==> flow/design.v <==
module mux2_1 (input logic in1, in2, se,
				output logic out);
always_comb
begin
	if(se)
	begin
		out = in2;
	end
	else
	begin
		out = in1;
	end
end
endmodule
module mux16_1(input logic in0, in1, in2, in3, in4, in5, in6, in7, in8, in9, in10, in11, in12,
				input logic in13, in14, in15,
				input logic [3:0] se,
				output logic out);
always_comb
begin			
	case(se)
		4'b0000:	out = in0;
		4'b0001:	out = in1;
		4'b0010:	out = in2;
		4'b0011:	out = in3;
		4'b0100:	out = in4;
		4'b0101:	out = in5;
		4'b0110:	out = in6;
		4'b0111:	out = in7;
		4'b1000:	out = in8;
		4'b1001:	out = in9;
		4'b1010:	out = in10;
		4'b1011:	out = in11;
		4'b1100:	out = in12;
		4'b1101:	out = in13;
		4'b1110:	out = in14;
		4'b1111:	out = in15;
	endcase
end
endmodule
module rng (input logic clk, reset,
				output logic [1023:0] out);
logic [239:0] temp, nxt;
always_ff @(posedge clk, negedge reset)
begin
	if (~reset)
	begin
		temp <= '1;
	end
	else
	begin
		temp <= nxt;
	end
end
assign nxt[0] = temp[0] ^ temp[4] ^ temp[20] ^ temp[72] ^ temp[206];   
assign nxt[1] = temp[1] ^ temp[5] ^ temp[21] ^ temp[73] ^ temp[207];   
assign nxt[2] = temp[2] ^ temp[6] ^ temp[22] ^ temp[74] ^ temp[208];   
assign nxt[3] = temp[3] ^ temp[7] ^ temp[23] ^ temp[75] ^ temp[209];   
assign nxt[4] = temp[4] ^ temp[8] ^ temp[24] ^ temp[76] ^ temp[212];   
assign nxt[5] = temp[5] ^ temp[9] ^ temp[25] ^ temp[77] ^ temp[213];   
assign nxt[6] = temp[6] ^ temp[10] ^ temp[26] ^ temp[78] ^ temp[214];   
assign nxt[7] = temp[7] ^ temp[11] ^ temp[27] ^ temp[79] ^ temp[215];   
assign nxt[8] = temp[8] ^ temp[12] ^ temp[28] ^ temp[80] ^ temp[218];   
assign nxt[9] = temp[9] ^ temp[13] ^ temp[29] ^ temp[81] ^ temp[219];   
assign nxt[10] = temp[10] ^ temp[14] ^ temp[30] ^ temp[82] ^ temp[220];   
assign nxt[11] = temp[11] ^ temp[15] ^ temp[31] ^ temp[83] ^ temp[221];   
assign nxt[12] = temp[12] ^ temp[16] ^ temp[32] ^ temp[84] ^ temp[224];   
assign nxt[13] = temp[13] ^ temp[17] ^ temp[33] ^ temp[85] ^ temp[225];   
assign nxt[14] = temp[14] ^ temp[18] ^ temp[34] ^ temp[86] ^ temp[226];   
assign nxt[15] = temp[15] ^ temp[19] ^ temp[35] ^ temp[87] ^ temp[227];   
assign nxt[16] = temp[16] ^ temp[20] ^ temp[36] ^ temp[88] ^ temp[230];   
assign nxt[17] = temp[17] ^ temp[21] ^ temp[37] ^ temp[89] ^ temp[231];   
assign nxt[18] = temp[18] ^ temp[22] ^ temp[38] ^ temp[90] ^ temp[232];   
assign nxt[19] = temp[19] ^ temp[23] ^ temp[39] ^ temp[91] ^ temp[233];   
assign nxt[20] = temp[20] ^ temp[24] ^ temp[40] ^ temp[92] ^ temp[236];   
assign nxt[21] = temp[21] ^ temp[25] ^ temp[41] ^ temp[93] ^ temp[237];   
assign nxt[22] = temp[22] ^ temp[26] ^ temp[42] ^ temp[94] ^ temp[238];   
assign nxt[23] = temp[23] ^ temp[27] ^ temp[43] ^ temp[95] ^ temp[239];   
assign nxt[24] = temp[24] ^ temp[28] ^ temp[44] ^ temp[96];   
assign nxt[25] = temp[25] ^ temp[29] ^ temp[45] ^ temp[97];   
assign nxt[26] = temp[26] ^ temp[30] ^ temp[46] ^ temp[98];   
assign nxt[27] = temp[27] ^ temp[31] ^ temp[47] ^ temp[99];   
assign nxt[28] = temp[28] ^ temp[32] ^ temp[48] ^ temp[100];   
assign nxt[29] = temp[29] ^ temp[33] ^ temp[49] ^ temp[101];   
assign nxt[30] = temp[30] ^ temp[34] ^ temp[50] ^ temp[102];   
assign nxt[31] = temp[31] ^ temp[35] ^ temp[51] ^ temp[103];   
assign nxt[32] = temp[32] ^ temp[36] ^ temp[52] ^ temp[104];   
assign nxt[33] = temp[33] ^ temp[37] ^ temp[53] ^ temp[105];   
assign nxt[34] = temp[34] ^ temp[38] ^ temp[54] ^ temp[106];   
assign nxt[35] = temp[35] ^ temp[39] ^ temp[55] ^ temp[107];   
assign nxt[36] = temp[36] ^ temp[40] ^ temp[56] ^ temp[108];   
assign nxt[37] = temp[37] ^ temp[41] ^ temp[57] ^ temp[109];   
assign nxt[38] = temp[38] ^ temp[42] ^ temp[58] ^ temp[110];   
assign nxt[39] = temp[39] ^ temp[43] ^ temp[59] ^ temp[111];   
assign nxt[40] = temp[40] ^ temp[44] ^ temp[60] ^ temp[112];   
assign nxt[41] = temp[41] ^ temp[45] ^ temp[61] ^ temp[113];   
assign nxt[42] = temp[42] ^ temp[46] ^ temp[62] ^ temp[114];   
assign nxt[43] = temp[43] ^ temp[47] ^ temp[63] ^ temp[115];   
assign nxt[44] = temp[44] ^ temp[48] ^ temp[64] ^ temp[116];   
assign nxt[45] = temp[45] ^ temp[49] ^ temp[65] ^ temp[117];   
assign nxt[46] = temp[46] ^ temp[50] ^ temp[66] ^ temp[118];   
assign nxt[47] = temp[47] ^ temp[51] ^ temp[67] ^ temp[119];   
assign nxt[48] = temp[48] ^ temp[52] ^ temp[68] ^ temp[120];   
assign nxt[49] = temp[49] ^ temp[53] ^ temp[69] ^ temp[121];   
assign nxt[50] = temp[50] ^ temp[54] ^ temp[70] ^ temp[122];   
assign nxt[51] = temp[51] ^ temp[55] ^ temp[71] ^ temp[123];   
assign nxt[52] = temp[52] ^ temp[56] ^ temp[72] ^ temp[124];   
assign nxt[53] = temp[53] ^ temp[57] ^ temp[73] ^ temp[125];   
assign nxt[54] = temp[54] ^ temp[58] ^ temp[74] ^ temp[126];   
assign nxt[55] = temp[55] ^ temp[59] ^ temp[75] ^ temp[127];   
assign nxt[56] = temp[56] ^ temp[60] ^ temp[76] ^ temp[128];   
assign nxt[57] = temp[57] ^ temp[61] ^ temp[77] ^ temp[129];   
assign nxt[58] = temp[58] ^ temp[62] ^ temp[78] ^ temp[130];   
assign nxt[59] = temp[59] ^ temp[63] ^ temp[79] ^ temp[131];   
assign nxt[60] = temp[60] ^ temp[64] ^ temp[80] ^ temp[132];   
assign nxt[61] = temp[61] ^ temp[65] ^ temp[81] ^ temp[133];   
assign nxt[62] = temp[62] ^ temp[66] ^ temp[82] ^ temp[134];   
assign nxt[63] = temp[63] ^ temp[67] ^ temp[83] ^ temp[135];   
assign nxt[64] = temp[64] ^ temp[68] ^ temp[84] ^ temp[136];   
assign nxt[65] = temp[65] ^ temp[69] ^ temp[85] ^ temp[137];   
assign nxt[66] = temp[66] ^ temp[70] ^ temp[86] ^ temp[138];   
assign nxt[67] = temp[67] ^ temp[71] ^ temp[87] ^ temp[139];   
assign nxt[68] = temp[68] ^ temp[72] ^ temp[88] ^ temp[140];   
assign nxt[69] = temp[69] ^ temp[73] ^ temp[89] ^ temp[141];   
assign nxt[70] = temp[70] ^ temp[74] ^ temp[90] ^ temp[142];   
assign nxt[71] = temp[71] ^ temp[75] ^ temp[91] ^ temp[143];   
assign nxt[72] = temp[72] ^ temp[76] ^ temp[92] ^ temp[144];   
assign nxt[73] = temp[73] ^ temp[77] ^ temp[93] ^ temp[145];   
assign nxt[74] = temp[74] ^ temp[78] ^ temp[94] ^ temp[146];   
assign nxt[75] = temp[75] ^ temp[79] ^ temp[95] ^ temp[147];   
assign nxt[76] = temp[76] ^ temp[80] ^ temp[96] ^ temp[148];   
assign nxt[77] = temp[77] ^ temp[81] ^ temp[97] ^ temp[149];   
assign nxt[78] = temp[78] ^ temp[82] ^ temp[98] ^ temp[150];   
assign nxt[79] = temp[79] ^ temp[83] ^ temp[99] ^ temp[151];   
assign nxt[80] = temp[80] ^ temp[84] ^ temp[100] ^ temp[152];   
assign nxt[81] = temp[81] ^ temp[85] ^ temp[101] ^ temp[153];   
assign nxt[82] = temp[82] ^ temp[86] ^ temp[102] ^ temp[154];   
assign nxt[83] = temp[83] ^ temp[87] ^ temp[103] ^ temp[155];   
assign nxt[84] = temp[84] ^ temp[88] ^ temp[104] ^ temp[156];   
assign nxt[85] = temp[85] ^ temp[89] ^ temp[105] ^ temp[157];   
assign nxt[86] = temp[86] ^ temp[90] ^ temp[106] ^ temp[158];   
assign nxt[87] = temp[87] ^ temp[91] ^ temp[107] ^ temp[159];   
assign nxt[88] = temp[88] ^ temp[92] ^ temp[108] ^ temp[160];   
assign nxt[89] = temp[89] ^ temp[93] ^ temp[109] ^ temp[161];   
assign nxt[90] = temp[90] ^ temp[94] ^ temp[110] ^ temp[162];   
assign nxt[91] = temp[91] ^ temp[95] ^ temp[111] ^ temp[163];   
assign nxt[92] = temp[92] ^ temp[96] ^ temp[112] ^ temp[164];   
assign nxt[93] = temp[93] ^ temp[97] ^ temp[113] ^ temp[165];   
assign nxt[94] = temp[94] ^ temp[98] ^ temp[114] ^ temp[166];   
assign nxt[95] = temp[95] ^ temp[99] ^ temp[115] ^ temp[167];   
assign nxt[96] = temp[96] ^ temp[100] ^ temp[116] ^ temp[168];   
assign nxt[97] = temp[97] ^ temp[101] ^ temp[117] ^ temp[169];   
assign nxt[98] = temp[98] ^ temp[102] ^ temp[118] ^ temp[170];   
assign nxt[99] = temp[99] ^ temp[103] ^ temp[119] ^ temp[171];   
assign nxt[100] = temp[100] ^ temp[104] ^ temp[120] ^ temp[172];   
assign nxt[101] = temp[101] ^ temp[105] ^ temp[121] ^ temp[173];   
assign nxt[102] = temp[102] ^ temp[106] ^ temp[122] ^ temp[174];   
assign nxt[103] = temp[103] ^ temp[107] ^ temp[123] ^ temp[175];   
assign nxt[104] = temp[104] ^ temp[108] ^ temp[124] ^ temp[176];   
assign nxt[105] = temp[105] ^ temp[109] ^ temp[125] ^ temp[177];   
assign nxt[106] = temp[106] ^ temp[110] ^ temp[126] ^ temp[178];   
assign nxt[107] = temp[107] ^ temp[111] ^ temp[127] ^ temp[179];   
assign nxt[108] = temp[108] ^ temp[112] ^ temp[128] ^ temp[180];   
assign nxt[109] = temp[109] ^ temp[113] ^ temp[129] ^ temp[181];   
assign nxt[110] = temp[110] ^ temp[114] ^ temp[130] ^ temp[182];   
assign nxt[111] = temp[111] ^ temp[115] ^ temp[131] ^ temp[183];   
assign nxt[112] = temp[112] ^ temp[116] ^ temp[132] ^ temp[184];   
assign nxt[113] = temp[113] ^ temp[117] ^ temp[133] ^ temp[185];   
assign nxt[114] = temp[114] ^ temp[118] ^ temp[134] ^ temp[186];   
assign nxt[115] = temp[115] ^ temp[119] ^ temp[135] ^ temp[187];   
assign nxt[116] = temp[116] ^ temp[120] ^ temp[136] ^ temp[188];   
assign nxt[117] = temp[117] ^ temp[121] ^ temp[137] ^ temp[189];   
assign nxt[118] = temp[118] ^ temp[122] ^ temp[138] ^ temp[190];   
assign nxt[119] = temp[119] ^ temp[123] ^ temp[139] ^ temp[191];   
assign nxt[120] = temp[120] ^ temp[124] ^ temp[140] ^ temp[192];   
assign nxt[121] = temp[121] ^ temp[125] ^ temp[141] ^ temp[193];   
assign nxt[122] = temp[122] ^ temp[126] ^ temp[142] ^ temp[194];   
assign nxt[123] = temp[123] ^ temp[127] ^ temp[143] ^ temp[195];   
assign nxt[124] = temp[124] ^ temp[128] ^ temp[144] ^ temp[196];   
assign nxt[125] = temp[125] ^ temp[129] ^ temp[145] ^ temp[197];   
assign nxt[126] = temp[126] ^ temp[130] ^ temp[146] ^ temp[198];   
assign nxt[127] = temp[127] ^ temp[131] ^ temp[147] ^ temp[199];   
assign nxt[128] = temp[128] ^ temp[132] ^ temp[148] ^ temp[200];   
assign nxt[129] = temp[129] ^ temp[133] ^ temp[149] ^ temp[201];   
assign nxt[130] = temp[130] ^ temp[134] ^ temp[150] ^ temp[202];   
assign nxt[131] = temp[131] ^ temp[135] ^ temp[151] ^ temp[203];   
assign nxt[132] = temp[132] ^ temp[136] ^ temp[152] ^ temp[204];   
assign nxt[133] = temp[133] ^ temp[137] ^ temp[153] ^ temp[205];   
assign nxt[134] = temp[134] ^ temp[138] ^ temp[154] ^ temp[206];   
assign nxt[135] = temp[135] ^ temp[139] ^ temp[155] ^ temp[207];   
assign nxt[136] = temp[136] ^ temp[140] ^ temp[156] ^ temp[210];   
assign nxt[137] = temp[137] ^ temp[141] ^ temp[157] ^ temp[211];   
assign nxt[138] = temp[138] ^ temp[142] ^ temp[158] ^ temp[212];   
assign nxt[139] = temp[139] ^ temp[143] ^ temp[159] ^ temp[213];   
assign nxt[140] = temp[140] ^ temp[144] ^ temp[160] ^ temp[216];   
assign nxt[141] = temp[141] ^ temp[145] ^ temp[161] ^ temp[217];   
assign nxt[142] = temp[142] ^ temp[146] ^ temp[162] ^ temp[218];   
assign nxt[143] = temp[143] ^ temp[147] ^ temp[163] ^ temp[219];   
assign nxt[144] = temp[144] ^ temp[148] ^ temp[164] ^ temp[222];   
assign nxt[145] = temp[145] ^ temp[149] ^ temp[165] ^ temp[223];   
assign nxt[146] = temp[146] ^ temp[150] ^ temp[166] ^ temp[224];   
assign nxt[147] = temp[147] ^ temp[151] ^ temp[167] ^ temp[225];   
assign nxt[148] = temp[148] ^ temp[152] ^ temp[168] ^ temp[228];   
assign nxt[149] = temp[149] ^ temp[153] ^ temp[169] ^ temp[229];   
assign nxt[150] = temp[150] ^ temp[154] ^ temp[170] ^ temp[230];   
assign nxt[151] = temp[151] ^ temp[155] ^ temp[171] ^ temp[231];   
assign nxt[152] = temp[152] ^ temp[156] ^ temp[172] ^ temp[234];   
assign nxt[153] = temp[153] ^ temp[157] ^ temp[173] ^ temp[235];   
assign nxt[154] = temp[154] ^ temp[158] ^ temp[174] ^ temp[236];   
assign nxt[155] = temp[155] ^ temp[159] ^ temp[175] ^ temp[237];   
assign nxt[156] = temp[156] ^ temp[160] ^ temp[176];   
assign nxt[157] = temp[157] ^ temp[161] ^ temp[177];   
assign nxt[158] = temp[158] ^ temp[162] ^ temp[178];   
assign nxt[159] = temp[159] ^ temp[163] ^ temp[179];   
assign nxt[160] = temp[160] ^ temp[164] ^ temp[180];   
assign nxt[161] = temp[161] ^ temp[165] ^ temp[181];   
assign nxt[162] = temp[162] ^ temp[166] ^ temp[182];   
assign nxt[163] = temp[163] ^ temp[167] ^ temp[183];   
assign nxt[164] = temp[164] ^ temp[168] ^ temp[184];   
assign nxt[165] = temp[165] ^ temp[169] ^ temp[185];   
assign nxt[166] = temp[166] ^ temp[170] ^ temp[186];   
assign nxt[167] = temp[167] ^ temp[171] ^ temp[187];   
assign nxt[168] = temp[168] ^ temp[172] ^ temp[188];   
assign nxt[169] = temp[169] ^ temp[173] ^ temp[189];   
assign nxt[170] = temp[170] ^ temp[174] ^ temp[190];   
assign nxt[171] = temp[171] ^ temp[175] ^ temp[191];   
assign nxt[172] = temp[172] ^ temp[176] ^ temp[192];   
assign nxt[173] = temp[173] ^ temp[177] ^ temp[193];   
assign nxt[174] = temp[174] ^ temp[178] ^ temp[194];   
assign nxt[175] = temp[175] ^ temp[179] ^ temp[195];   
assign nxt[176] = temp[176] ^ temp[180] ^ temp[196];   
assign nxt[177] = temp[177] ^ temp[181] ^ temp[197];   
assign nxt[178] = temp[178] ^ temp[182] ^ temp[198];   
assign nxt[179] = temp[179] ^ temp[183] ^ temp[199];   
assign nxt[180] = temp[180] ^ temp[184] ^ temp[200];   
assign nxt[181] = temp[181] ^ temp[185] ^ temp[201];   
assign nxt[182] = temp[182] ^ temp[186] ^ temp[202];   
assign nxt[183] = temp[183] ^ temp[187] ^ temp[203];   
assign nxt[184] = temp[184] ^ temp[188] ^ temp[204];   
assign nxt[185] = temp[185] ^ temp[189] ^ temp[205];   
assign nxt[186] = temp[186] ^ temp[190] ^ temp[206];   
assign nxt[187] = temp[187] ^ temp[191] ^ temp[207];   
assign nxt[188] = temp[188] ^ temp[192] ^ temp[210];   
assign nxt[189] = temp[189] ^ temp[193] ^ temp[211];   
assign nxt[190] = temp[190] ^ temp[194] ^ temp[212];   
assign nxt[191] = temp[191] ^ temp[195] ^ temp[213];   
assign nxt[192] = temp[192] ^ temp[196] ^ temp[216];   
assign nxt[193] = temp[193] ^ temp[197] ^ temp[217];   
assign nxt[194] = temp[194] ^ temp[198] ^ temp[218];   
assign nxt[195] = temp[195] ^ temp[199] ^ temp[219];   
assign nxt[196] = temp[196] ^ temp[200] ^ temp[222];   
assign nxt[197] = temp[197] ^ temp[201] ^ temp[223];   
assign nxt[198] = temp[198] ^ temp[202] ^ temp[224];   
assign nxt[199] = temp[199] ^ temp[203] ^ temp[225];   
assign nxt[200] = temp[200] ^ temp[204] ^ temp[228];   
assign nxt[201] = temp[201] ^ temp[205] ^ temp[229];   
assign nxt[202] = temp[202] ^ temp[206] ^ temp[230];   
assign nxt[203] = temp[203] ^ temp[207] ^ temp[231];   
assign nxt[204] = temp[204] ^ temp[210] ^ temp[234];   
assign nxt[205] = temp[205] ^ temp[211] ^ temp[235];   
assign nxt[206] = temp[206] ^ temp[212] ^ temp[236];   
assign nxt[207] = temp[207] ^ temp[213] ^ temp[237];   
assign nxt[208] = temp[208] ^ temp[214] ^ temp[238];   
assign nxt[209] = temp[209] ^ temp[215] ^ temp[239];   
assign nxt[210] = temp[210] ^ temp[216];   
assign nxt[211] = temp[211] ^ temp[217];   
assign nxt[212] = temp[212] ^ temp[218];   
assign nxt[213] = temp[213] ^ temp[219];   
assign nxt[214] = temp[214] ^ temp[220];   
assign nxt[215] = temp[215] ^ temp[221];   
assign nxt[216] = temp[216] ^ temp[222];   
assign nxt[217] = temp[217] ^ temp[223];   
assign nxt[218] = temp[218] ^ temp[224];   
assign nxt[219] = temp[219] ^ temp[225];   
assign nxt[220] = temp[220] ^ temp[226];   
assign nxt[221] = temp[221] ^ temp[227];   
assign nxt[222] = temp[222] ^ temp[228];   
assign nxt[223] = temp[223] ^ temp[229];   
assign nxt[224] = temp[224] ^ temp[230];   
assign nxt[225] = temp[225] ^ temp[231];   
assign nxt[226] = temp[226] ^ temp[232];   
assign nxt[227] = temp[227] ^ temp[233];   
assign nxt[228] = temp[228] ^ temp[234];   
assign nxt[229] = temp[229] ^ temp[235];   
assign nxt[230] = temp[230] ^ temp[236];   
assign nxt[231] = temp[231] ^ temp[237];   
assign nxt[232] = temp[232] ^ temp[238];   
assign nxt[233] = temp[233] ^ temp[239];   
assign nxt[234] = temp[234];   
assign nxt[235] = temp[235];   
assign nxt[236] = temp[236];   
assign nxt[237] = temp[237];   
assign nxt[238] = temp[238];   
assign nxt[239] = temp[239];   
always_comb
begin
	out = '1;
	out[456] = temp[0];
	out[457] = temp[1];
	out[458] = temp[2];
	out[459] = temp[3];
	out[466] = temp[4];
	out[467] = temp[5];
	out[468] = temp[6];
	out[469] = temp[7];
	out[476] = temp[8];
	out[477] = temp[9];
	out[478] = temp[10];
	out[479] = temp[11];
	out[486] = temp[12];
	out[487] = temp[13];
	out[488] = temp[14];
	out[489] = temp[15];
	out[496] = temp[16];
	out[497] = temp[17];
	out[498] = temp[18];
	out[499] = temp[19];
	out[506] = temp[20];
	out[507] = temp[21];
	out[508] = temp[22];
	out[509] = temp[23];
	out[516] = temp[24];
	out[517] = temp[25];
	out[518] = temp[26];
	out[519] = temp[27];
	out[526] = temp[28];
	out[527] = temp[29];
	out[528] = temp[30];
	out[529] = temp[31];
	out[536] = temp[32];
	out[537] = temp[33];
	out[538] = temp[34];
	out[539] = temp[35];
	out[546] = temp[36];
	out[547] = temp[37];
	out[548] = temp[38];
	out[549] = temp[39];
	out[556] = temp[40];
	out[557] = temp[41];
	out[558] = temp[42];
	out[559] = temp[43];
	out[566] = temp[44];
	out[567] = temp[45];
	out[568] = temp[46];
	out[569] = temp[47];
	out[576] = temp[48];
	out[577] = temp[49];
	out[578] = temp[50];
	out[579] = temp[51];
	out[586] = temp[52];
	out[587] = temp[53];
	out[588] = temp[54];
	out[589] = temp[55];
	out[596] = temp[56];
	out[597] = temp[57];
	out[598] = temp[58];
	out[599] = temp[59];
	out[606] = temp[60];
	out[607] = temp[61];
	out[608] = temp[62];
	out[609] = temp[63];
	out[616] = temp[64];
	out[617] = temp[65];
	out[618] = temp[66];
	out[619] = temp[67];
	out[626] = temp[68];
	out[627] = temp[69];
	out[628] = temp[70];
	out[629] = temp[71];
	out[636] = temp[72];
	out[637] = temp[73];
	out[638] = temp[74];
	out[639] = temp[75];
	out[646] = temp[76];
	out[647] = temp[77];
	out[648] = temp[78];
	out[649] = temp[79];
	out[656] = temp[80];
	out[657] = temp[81];
	out[658] = temp[82];
	out[659] = temp[83];
	out[666] = temp[84];
	out[667] = temp[85];
	out[668] = temp[86];
	out[669] = temp[87];
	out[676] = temp[88];
	out[677] = temp[89];
	out[678] = temp[90];
	out[679] = temp[91];
	out[686] = temp[92];
	out[687] = temp[93];
	out[688] = temp[94];
	out[689] = temp[95];
	out[696] = temp[96];
	out[697] = temp[97];
	out[698] = temp[98];
	out[699] = temp[99];
	out[706] = temp[100];
	out[707] = temp[101];
	out[708] = temp[102];
	out[709] = temp[103];
	out[716] = temp[104];
	out[717] = temp[105];
	out[718] = temp[106];
	out[719] = temp[107];
	out[726] = temp[108];
	out[727] = temp[109];
	out[728] = temp[110];
	out[729] = temp[111];
	out[736] = temp[112];
	out[737] = temp[113];
	out[738] = temp[114];
	out[739] = temp[115];
	out[746] = temp[116];
	out[747] = temp[117];
	out[748] = temp[118];
	out[749] = temp[119];
	out[756] = temp[120];
	out[757] = temp[121];
	out[758] = temp[122];
	out[759] = temp[123];
	out[766] = temp[124];
	out[767] = temp[125];
	out[768] = temp[126];
	out[769] = temp[127];
	out[776] = temp[128];
	out[777] = temp[129];
	out[778] = temp[130];
	out[779] = temp[131];
	out[786] = temp[132];
	out[787] = temp[133];
	out[788] = temp[134];
	out[789] = temp[135];
	out[796] = temp[136];
	out[797] = temp[137];
	out[798] = temp[138];
	out[799] = temp[139];
	out[806] = temp[140];
	out[807] = temp[141];
	out[808] = temp[142];
	out[809] = temp[143];
	out[816] = temp[144];
	out[817] = temp[145];
	out[818] = temp[146];
	out[819] = temp[147];
	out[826] = temp[148];
	out[827] = temp[149];
	out[828] = temp[150];
	out[829] = temp[151];
	out[836] = temp[152];
	out[837] = temp[153];
	out[838] = temp[154];
	out[839] = temp[155];
	out[846] = temp[156];
	out[847] = temp[157];
	out[848] = temp[158];
	out[849] = temp[159];
	out[856] = temp[160];
	out[857] = temp[161];
	out[858] = temp[162];
	out[859] = temp[163];
	out[866] = temp[164];
	out[867] = temp[165];
	out[868] = temp[166];
	out[869] = temp[167];
	out[876] = temp[168];
	out[877] = temp[169];
	out[878] = temp[170];
	out[879] = temp[171];
	out[886] = temp[172];
	out[887] = temp[173];
	out[888] = temp[174];
	out[889] = temp[175];
	out[896] = temp[176];
	out[897] = temp[177];
	out[898] = temp[178];
	out[899] = temp[179];
	out[906] = temp[180];
	out[907] = temp[181];
	out[908] = temp[182];
	out[909] = temp[183];
	out[916] = temp[184];
	out[917] = temp[185];
	out[918] = temp[186];
	out[919] = temp[187];
	out[926] = temp[188];
	out[927] = temp[189];
	out[928] = temp[190];
	out[929] = temp[191];
	out[936] = temp[192];
	out[937] = temp[193];
	out[938] = temp[194];
	out[939] = temp[195];
	out[946] = temp[196];
	out[947] = temp[197];
	out[948] = temp[198];
	out[949] = temp[199];
	out[956] = temp[200];
	out[957] = temp[201];
	out[958] = temp[202];
	out[959] = temp[203];
	out[966] = temp[204];
	out[967] = temp[205];
	out[968] = temp[206];
	out[969] = temp[207];
	out[970] = temp[208];
	out[971] = temp[209];
	out[976] = temp[210];
	out[977] = temp[211];
	out[978] = temp[212];
	out[979] = temp[213];
	out[980] = temp[214];
	out[981] = temp[215];
	out[986] = temp[216];
	out[987] = temp[217];
	out[988] = temp[218];
	out[989] = temp[219];
	out[990] = temp[220];
	out[991] = temp[221];
	out[996] = temp[222];
	out[997] = temp[223];
	out[998] = temp[224];
	out[999] = temp[225];
	out[1000] = temp[226];
	out[1001] = temp[227];
	out[1006] = temp[228];
	out[1007] = temp[229];
	out[1008] = temp[230];
	out[1009] = temp[231];
	out[1010] = temp[232];
	out[1011] = temp[233];
	out[1016] = temp[234];
	out[1017] = temp[235];
	out[1018] = temp[236];
	out[1019] = temp[237];
	out[1020] = temp[238];
	out[1021] = temp[239];
end
endmodule
module d_ff (input logic d, strobe, clk, reset,
			output logic q);
logic strobe_q;
always_ff@(posedge clk, negedge reset)
begin
	if(~reset)
	begin
		q <= 0;
		strobe_q <= 1'b1;
	end
	else
	begin
		strobe_q <= strobe;
		if (strobe & ~strobe_q)
			q <= d;
	end
end
endmodule
module lut_int (input logic in, reset, clk,
				input logic [7:0] challenge,
				output logic out);
logic top_lo, top_hi, top_chain, bottom_lo, bottom_hi, bottom_chain;
logic [1023:0] mem;
rng rng1(.clk(clk), .reset(reset), .out(mem));
mux2_1 t0(.in1(mem[456]), .in2(mem[457]), .se(in), .out(top_lo));
mux2_1 t1(.in1(mem[458]), .in2(mem[459]), .se(in), .out(top_hi));
mux2_1 t2(.in1(top_lo), .in2(top_hi), .se(challenge[7]), .out(top_chain));
mux2_1 b0(.in1(mem[968]), .in2(mem[969]), .se(in), .out(bottom_lo));
mux2_1 b1(.in1(mem[970]), .in2(mem[971]), .se(in), .out(bottom_hi));
mux2_1 b2(.in1(bottom_lo), .in2(bottom_hi), .se(challenge[7]), .out(bottom_chain));
d_ff d0(.d(top_chain), .strobe(bottom_chain), .clk(clk), .reset(reset), .q(out));
endmodule
module chain(input logic [7:0] challenge,
			input logic in, reset, clk,
			output logic [7:0] out_chain);
wire [7:0] temp_chain;
lut_int c1(.in(in), .reset(reset), .clk(clk), .challenge(challenge), .out(temp_chain[0]));
lut_int c2(.in(in), .reset(reset), .clk(clk), .challenge(challenge), .out(temp_chain[1]));
lut_int c3(.in(in), .reset(reset), .clk(clk), .challenge(challenge), .out(temp_chain[2]));
lut_int c4(.in(in), .reset(reset), .clk(clk), .challenge(challenge), .out(temp_chain[3]));
lut_int c5(.in(in), .reset(reset), .clk(clk), .challenge(challenge), .out(temp_chain[4]));
lut_int c6(.in(in), .reset(reset), .clk(clk), .challenge(challenge), .out(temp_chain[5]));
lut_int c7(.in(in), .reset(reset), .clk(clk), .challenge(challenge), .out(temp_chain[6]));
lut_int c8(.in(in), .reset(reset), .clk(clk), .challenge(challenge), .out(temp_chain[7]));
assign out_chain = temp_chain;
endmodule
module lfsr #(parameter size = 8) (input logic clk, en_lfsr, reset,
									input logic [size-1 : 0] in_lfsr,
									output logic [size-1 : 0] out_lfsr);
logic shift;
always_ff@(posedge clk, negedge reset)
begin
	if(~reset)
	begin
		out_lfsr <= '0;
		shift <= 1'b0;
	end
	else
	begin
		if (en_lfsr)
		begin
			shift <= out_lfsr[7] ^ out_lfsr[6] ^ out_lfsr[5] ^ out_lfsr[0];
			out_lfsr <= {shift, out_lfsr[size-2:0]};
		end
		else
		begin
			out_lfsr <= in_lfsr;
		end
	end
end
endmodule
module arbiter_puf #(parameter challenge_size = 8, response_width = 24)
					(input logic [challenge_size-1 : 0] challenge,
					input logic clk, reset,
					output logic [response_width-1 : 0] response);
logic [challenge_size-1 : 0] out_lfsr;
logic [31:0] out_muxchain;
logic temp_out_mux1, temp_out_mux2;
logic out_mux1, out_mux2, en;
logic [7:0] count;
logic temp_comp;
logic [response_width-1 : 0] temp_response;
lfsr #(challenge_size) lfsr1(.clk(clk), .en_lfsr(en), .reset(reset), .in_lfsr(challenge), .out_lfsr(out_lfsr));
logic [7:0] out_chain0, out_chain1;
chain c0 (.in(en), .clk(clk), .reset(reset), .challenge(out_lfsr), .out_chain(out_chain0));
chain c1 (.in(en), .clk(clk), .reset(reset), .challenge(out_lfsr), .out_chain(out_chain1));
assign out_muxchain[7:0] = out_chain0;
assign out_muxchain[15:8] = out_chain1;
assign out_muxchain[31:16] = '0;
mux16_1 m3(.in0(out_muxchain[0]), .in1(out_muxchain[1]), .in2(out_muxchain[2]), .in3(out_muxchain[3]), .in4(out_muxchain[4]), .in5(out_muxchain[5]), .in6(out_muxchain[6]), .in7(out_muxchain[7]), .in8(out_muxchain[8]), .in9(out_muxchain[9]), .in10(out_muxchain[10]), .in11(out_muxchain[11]), .in12(out_muxchain[12]), .in13(out_muxchain[13]), .in14(out_muxchain[14]), .in15(out_muxchain[15]), .se(out_lfsr[3:0]), .out(temp_out_mux1)); 
mux16_1 m4(.in0(out_muxchain[16]), .in1(out_muxchain[17]), .in2(out_muxchain[18]), .in3(out_muxchain[19]), .in4(out_muxchain[20]), .in5(out_muxchain[21]), .in6(out_muxchain[22]), .in7(out_muxchain[23]), .in8(out_muxchain[24]), .in9(out_muxchain[25]), .in10(out_muxchain[26]), .in11(out_muxchain[27]), .in12(out_muxchain[28]), .in13(out_muxchain[29]), .in14(out_muxchain[30]), .in15(out_muxchain[31]), .se(out_lfsr[7:4]), .out(temp_out_mux2));
assign  out_mux1 = temp_out_mux1;
assign  out_mux2 = temp_out_mux2;
always_ff@(posedge clk, negedge reset)
begin:SEQ
	if(~reset)
	begin
		count <= '0;
		temp_response <= '0;
		temp_comp <= '0;
		response <= '0;
		en <= 0;
	end
	else
	begin
		if(count < response_width)
		begin
			if(out_mux1 > out_mux2)
			begin
				temp_comp <= 1;
			end
			else
			begin
				temp_comp <= 0;
			end
			temp_response <= {temp_comp, temp_response[response_width-1 : 1]};
			count <= count + 1;
			en <= 1;
		end
		else if (count == response_width)
		begin
			en <= 0;
			response <= temp_response;
			count <= '0;
		end
	end
end
endmodule
# From RTL to reports: arbiter_puf
# Tool output for the design above, in the order of the flow.
# Line numbers count from 1 in the design file above.
# Operators carry their Yosys type and port widths (W data, S select, Z words).
# Library cell names are shortened.
# Not given: n/a
[design] top="arbiter_puf" clk_port="clk" library="sky130hd" corner="tt_025C_1v80"

# Word level
# Counts by Yosys on the flattened word-level netlist (proc, flatten, opt, wreduce; memories kept). Register bits leave out memories and registers merged into their read ports (data or address). Print and check cells are left out. Cells with the same type and inputs are merged into one.
[classes] addsub=1 n_cmp=2 n_eq=31 n_mux=104 bitwise=10020 reduce_and_logical=5
[op_table] cell="$xor A1 B1 Y1" n=9667
[op_table] cell="$not A1 Y1" n=337
[op_table] cell="$mux W1" n=100
[op_table] cell="$eq A4 B4 Y1 const B" n=16
[op_table] cell="$eq A4 B3 Y1 const B" n=8
[op_table] cell="$mux W8" n=3
[op_table] cell="$and A1 B1 Y1" n=16
[op_table] cell="$reduce_or A16 Y1" n=1
[op_table] cell="$eq A4 B2 Y1 const B" n=4
[op_table] cell="$pmux W1 S16" n=1
[op_table] cell="$eq A4 B1 Y1 const B" n=2
[op_table] cell="$logic_not A4 Y1" n=2
[op_table] cell="$add A8 B1 Y8 const B" n=1
[op_table] cell="$lt A8 B5 Y1 const B" n=1
[op_table] cell="$eq A8 B5 Y1 const B" n=1
[op_table] cell="$reduce_and A2 Y1" n=1
[op_table] cell="$reduce_bool A2 Y1" n=1
[op_table] cell="$gt A1 B1 Y1" n=1
[word_totals] reg_bits=3843 input_bits=10 out_inout_bits=24 elab_cells=10219

# Longest topological paths
# Longest topological path by Yosys (ltp), each cell counted once; first at word level (registers and memories cut), then after technology mapping (sequential cells cut; the memories' decode and read muxes count).
[depth] depth_word=5 ABC_AREA=0 depth_mapped=6 mapped_depth_nobuf=5

# Netlist
# Yosys stat after the flow's synthesis: flattened, memories mapped to cells. It holds for the ABC_AREA given above (unset counts as 0); a run with the other value may have another netlist.
# The area totals of this step are shown rounded.
[types] cell_type="dfstp_2" n=3760 type_area_um2=9.88E+04
[types] cell_type="xnor2_1" n=7268 type_area_um2=6.37E+04
[types] cell_type="xor2_1" n=2400 type_area_um2=2.1E+04
[types] cell_type="dfrtp_1" n=82 type_area_um2=2.05E+03
[types] cell_type="clkbuf_1" n=374 type_area_um2=1.4E+03
[types] cell_type="mux4_1" n=18 type_area_um2=472.954
[types] cell_type="mux2_2" n=36 type_area_um2=405.389
[types] cell_type="inv_1" n=98 type_area_um2=367.853
[types] cell_type="mux4_2" n=16 type_area_um2=360.346
[types] cell_type="nand2_1" n=80 type_area_um2=300.288
[types] cell_type="mux2_4" n=12 type_area_um2=180.173
[types] cell_type="nor2b_4" n=12 type_area_um2=165.158
[types] cell_type="clkbuf_8" n=5 type_area_um2=68.816
[types] cell_type="buf_2" n=12 type_area_um2=60.058
[types] cell_type="buf_6" n=3 type_area_um2=33.782
[types] cell_type="nor2b_1" n=5 type_area_um2=31.28
[types] cell_type="mux2i_1" n=3 type_area_um2=30.029
[types] cell_type="a2111oi_4" n=1 type_area_um2=27.526
# Other cell types: 16; their cells: 30.
[mapped] mapped_cells=14215 area_um2=189700 sequential_area_um2=100800 flip_flops=3842 buf_cells=397
# The figures by module come from a second, unflattened synthesis with its own total; it is not the netlist above.
[hier_totals] hier_cells=26547 hier_area_um2=287400
# Rows give one instance, submodules left out.
[by_module] module="rng" n_inst=16 n_cells=1638 mod_area_um2=17610 mod_seq_area_um2=6148
[by_module] module="arbiter_puf" n_inst=1 n_cells=142 mod_area_um2=2351 mod_seq_area_um2=1451
[by_module] module="mux2_1" n_inst=96 n_cells=1 mod_area_um2=15.0 mod_seq_area_um2=0.0
[by_module] module="d_ff" n_inst=16 n_cells=4 mod_area_um2=80.1 mod_seq_area_um2=51.3
[by_module] module="lfsr (size=8)" n_inst=1 n_cells=23 mod_area_um2=355.3 mod_seq_area_um2=225.2
[by_module] module="mux16_1" n_inst=2 n_cells=7 mod_area_um2=135.1 mod_seq_area_um2=0.0
[by_module] module="chain" n_inst=2 n_cells=0 mod_area_um2=0.0 mod_seq_area_um2=0.0
[by_module] module="lut_int" n_inst=16 n_cells=0 mod_area_um2=0.0 mod_seq_area_um2=0.0

# Timing after synthesis
# Source: OpenSTA report_checks on the synthesized netlist (no wires, ideal clock, input and output delay 20% of the period each), path of least setup slack; recovery checks are left aside. Register names are those of the netlist, which keeps one name where synthesis merged equal registers.
[synth_path] kind="flip-flop to output port" from="register response[0]" to="output response[0]" tclk_ns=8.0 output_delay_ns=1.600 t_first_pin_ns=0.000 arrival_time_ns=0.382 required_time_ns=6.400 slack_ns=6.018 delay_ns=0.382 driving_pins=1 n_path_buf=0 synth_period_reached_ns=1.982
# "delay_ns" = arrival - input delay + setup time.
# A path that ends at an output port has no setup time.
# "driving_pins" counts driving pins, that of a launching flip-flop among them; a cell with two outputs on the path counts twice.
# "synth_period_reached_ns" is the clock period less the worst setup slack; recovery checks do not enter. This is arithmetic on one report: input and output delays are still those of the set period (20% each).
[synth_via] cell_sequence="dfrtp_1" elab_chain_len=0 cone_cells=0 lines_between=0
[synth_lines] item="from (decl)" line_no=614 rtl="output logic [response_width-1 : 0] response);"
[synth_lines] item="from (assign)" line_no=640 rtl="response <= '0;"
[synth_lines] item="from (assign)" line_no=662 rtl="response <= temp_response;"
[synth_lines] item="to (decl)" line_no=614

# Path in the finished layout
# Path of least setup slack in the final report of run 1 (OpenROAD, finished layout, wires in). Where an end is a register, its clock arrival counts in the times.
[layout_path] kind="flip-flop to output port" from="register response[11]" to="output response[11]" tclk_ns=2.75 output_delay_ns=0.55 t_first_pin_ns=0.92 arrival_time_ns=1.83 required_time_ns=2.20 slack_ns=0.37 driving_pins=2 n_path_buf=1
[layout_via] cell_sequence="dfrtp_1 > clkdlybuf4s50_1" elab_chain_len=0 cone_cells=0 lines_between=0
[layout_lines] item="from (decl)" line_no=614 rtl="output logic [response_width-1 : 0] response);"
[layout_lines] item="from (assign)" line_no=640 rtl="response <= '0;"
[layout_lines] item="from (assign)" line_no=662 rtl="response <= temp_response;"
[layout_lines] item="to (decl)" line_no=614

# Flow measurements of arbiter_puf on sky130hd: 5 stored runs with different settings, listed in no order. Input and output delays are each 20% of the period that was set; the output load is 0.01 pF.
# "achievedPeriod_ns" = clock period - worst setup slack. The figure is calculated, with input and output delays left at 20% of the set period.
# "worst_path_ns" = time allowed to the worst setup path (clock period - input delay - output delay, where it has them) - its slack; a late launch clock adds to it, a late capture clock takes from it.
# "power_uw" is the tool's figure for a default switching activity; nothing was simulated.
# Results are given in rounded form.
run="run 1" settings CAP_MARGIN=15 CELL_PAD_IN_SITES_DETAIL_PLACEMENT=0 CELL_PAD_IN_SITES_GLOBAL_PLACEMENT=2 CORE_MARGIN=5 CORE_UTILIZATION=46 CTS_CLUSTER_SIZE=100 GPL_ROUTABILITY_DRIVEN=0 GPL_TIMING_DRIVEN=1 HOLD_SLACK_MARGIN=0.05 MAX_ROUTING_LAYER="met4" MIN_ROUTING_LAYER="met1" PLACE_DENSITY_LB_ADDON=0.01 SETUP_SLACK_MARGIN=-0.04 SLEW_MARGIN=10 period_ns=2.75
run="run 1" results post_synth_area_um2=189700 timing.setup.ws_ns=0.368 achievedPeriod_ns=2.382 finalUtil_pct=51.7 final_cell_area_um2=211900 power_uw=117000 timing.setup.tns_ns=0.000 worst_path_ns=1.83 worst_setup_path_type="flip-flop to output port" die_um2=425200
run="run 2" settings CORE_UTILIZATION=29 period_ns=3.86 CAP_MARGIN=20 CORE_MARGIN=2 SLEW_MARGIN=20
run="run 2" results achievedPeriod_ns=2.882 timing.setup.ws_ns=0.978 timing.setup.tns_ns=0.000 worst_path_ns=2.11 worst_setup_path_type="flip-flop to output port" finalUtil_pct=32.9 die_um2=660500 final_cell_area_um2=214500 power_uw=83040 post_synth_area_um2=189700
run="run 3" settings CORE_UTILIZATION=40 period_ns=5.89 CAP_MARGIN=20 CORE_MARGIN=2 SLEW_MARGIN=20
run="run 3" results worst_path_ns=2.30 worst_setup_path_type="flip-flop to output port" timing.setup.tns_ns=0.000 power_uw=54830 post_synth_area_um2=189700 finalUtil_pct=44.9 final_cell_area_um2=211600 achievedPeriod_ns=3.479 die_um2=479700 timing.setup.ws_ns=2.411
run="run 4" settings CAP_MARGIN=40 CELL_PAD_IN_SITES_DETAIL_PLACEMENT=2 CELL_PAD_IN_SITES_GLOBAL_PLACEMENT=2 CORE_ASPECT_RATIO=1.83 CORE_MARGIN=5 CTS_CLUSTER_DIAMETER=297 GPL_TIMING_DRIVEN=1 SETUP_SLACK_MARGIN=1.43 TNS_END_PERCENT=45 period_ns=5.22 CORE_UTILIZATION=40 SLEW_MARGIN=20
run="run 4" results timing.setup.tns_ns=0.000 achievedPeriod_ns=2.990 die_um2=488600 finalUtil_pct=44.5 post_synth_area_um2=189700 timing.setup.ws_ns=2.230 worst_path_ns=1.95 worst_setup_path_type="flip-flop to output port" power_uw=60300 final_cell_area_um2=210500
run="run 5" settings CORE_UTILIZATION=40 period_ns=3.86 CAP_MARGIN=20 CORE_MARGIN=2 SLEW_MARGIN=20
run="run 5" results final_cell_area_um2=211800 timing.setup.ws_ns=0.703 achievedPeriod_ns=3.157 power_uw=83840 die_um2=479700 timing.setup.tns_ns=0.000 worst_path_ns=2.38 worst_setup_path_type="flip-flop to output port" post_synth_area_um2=189700 finalUtil_pct=44.9
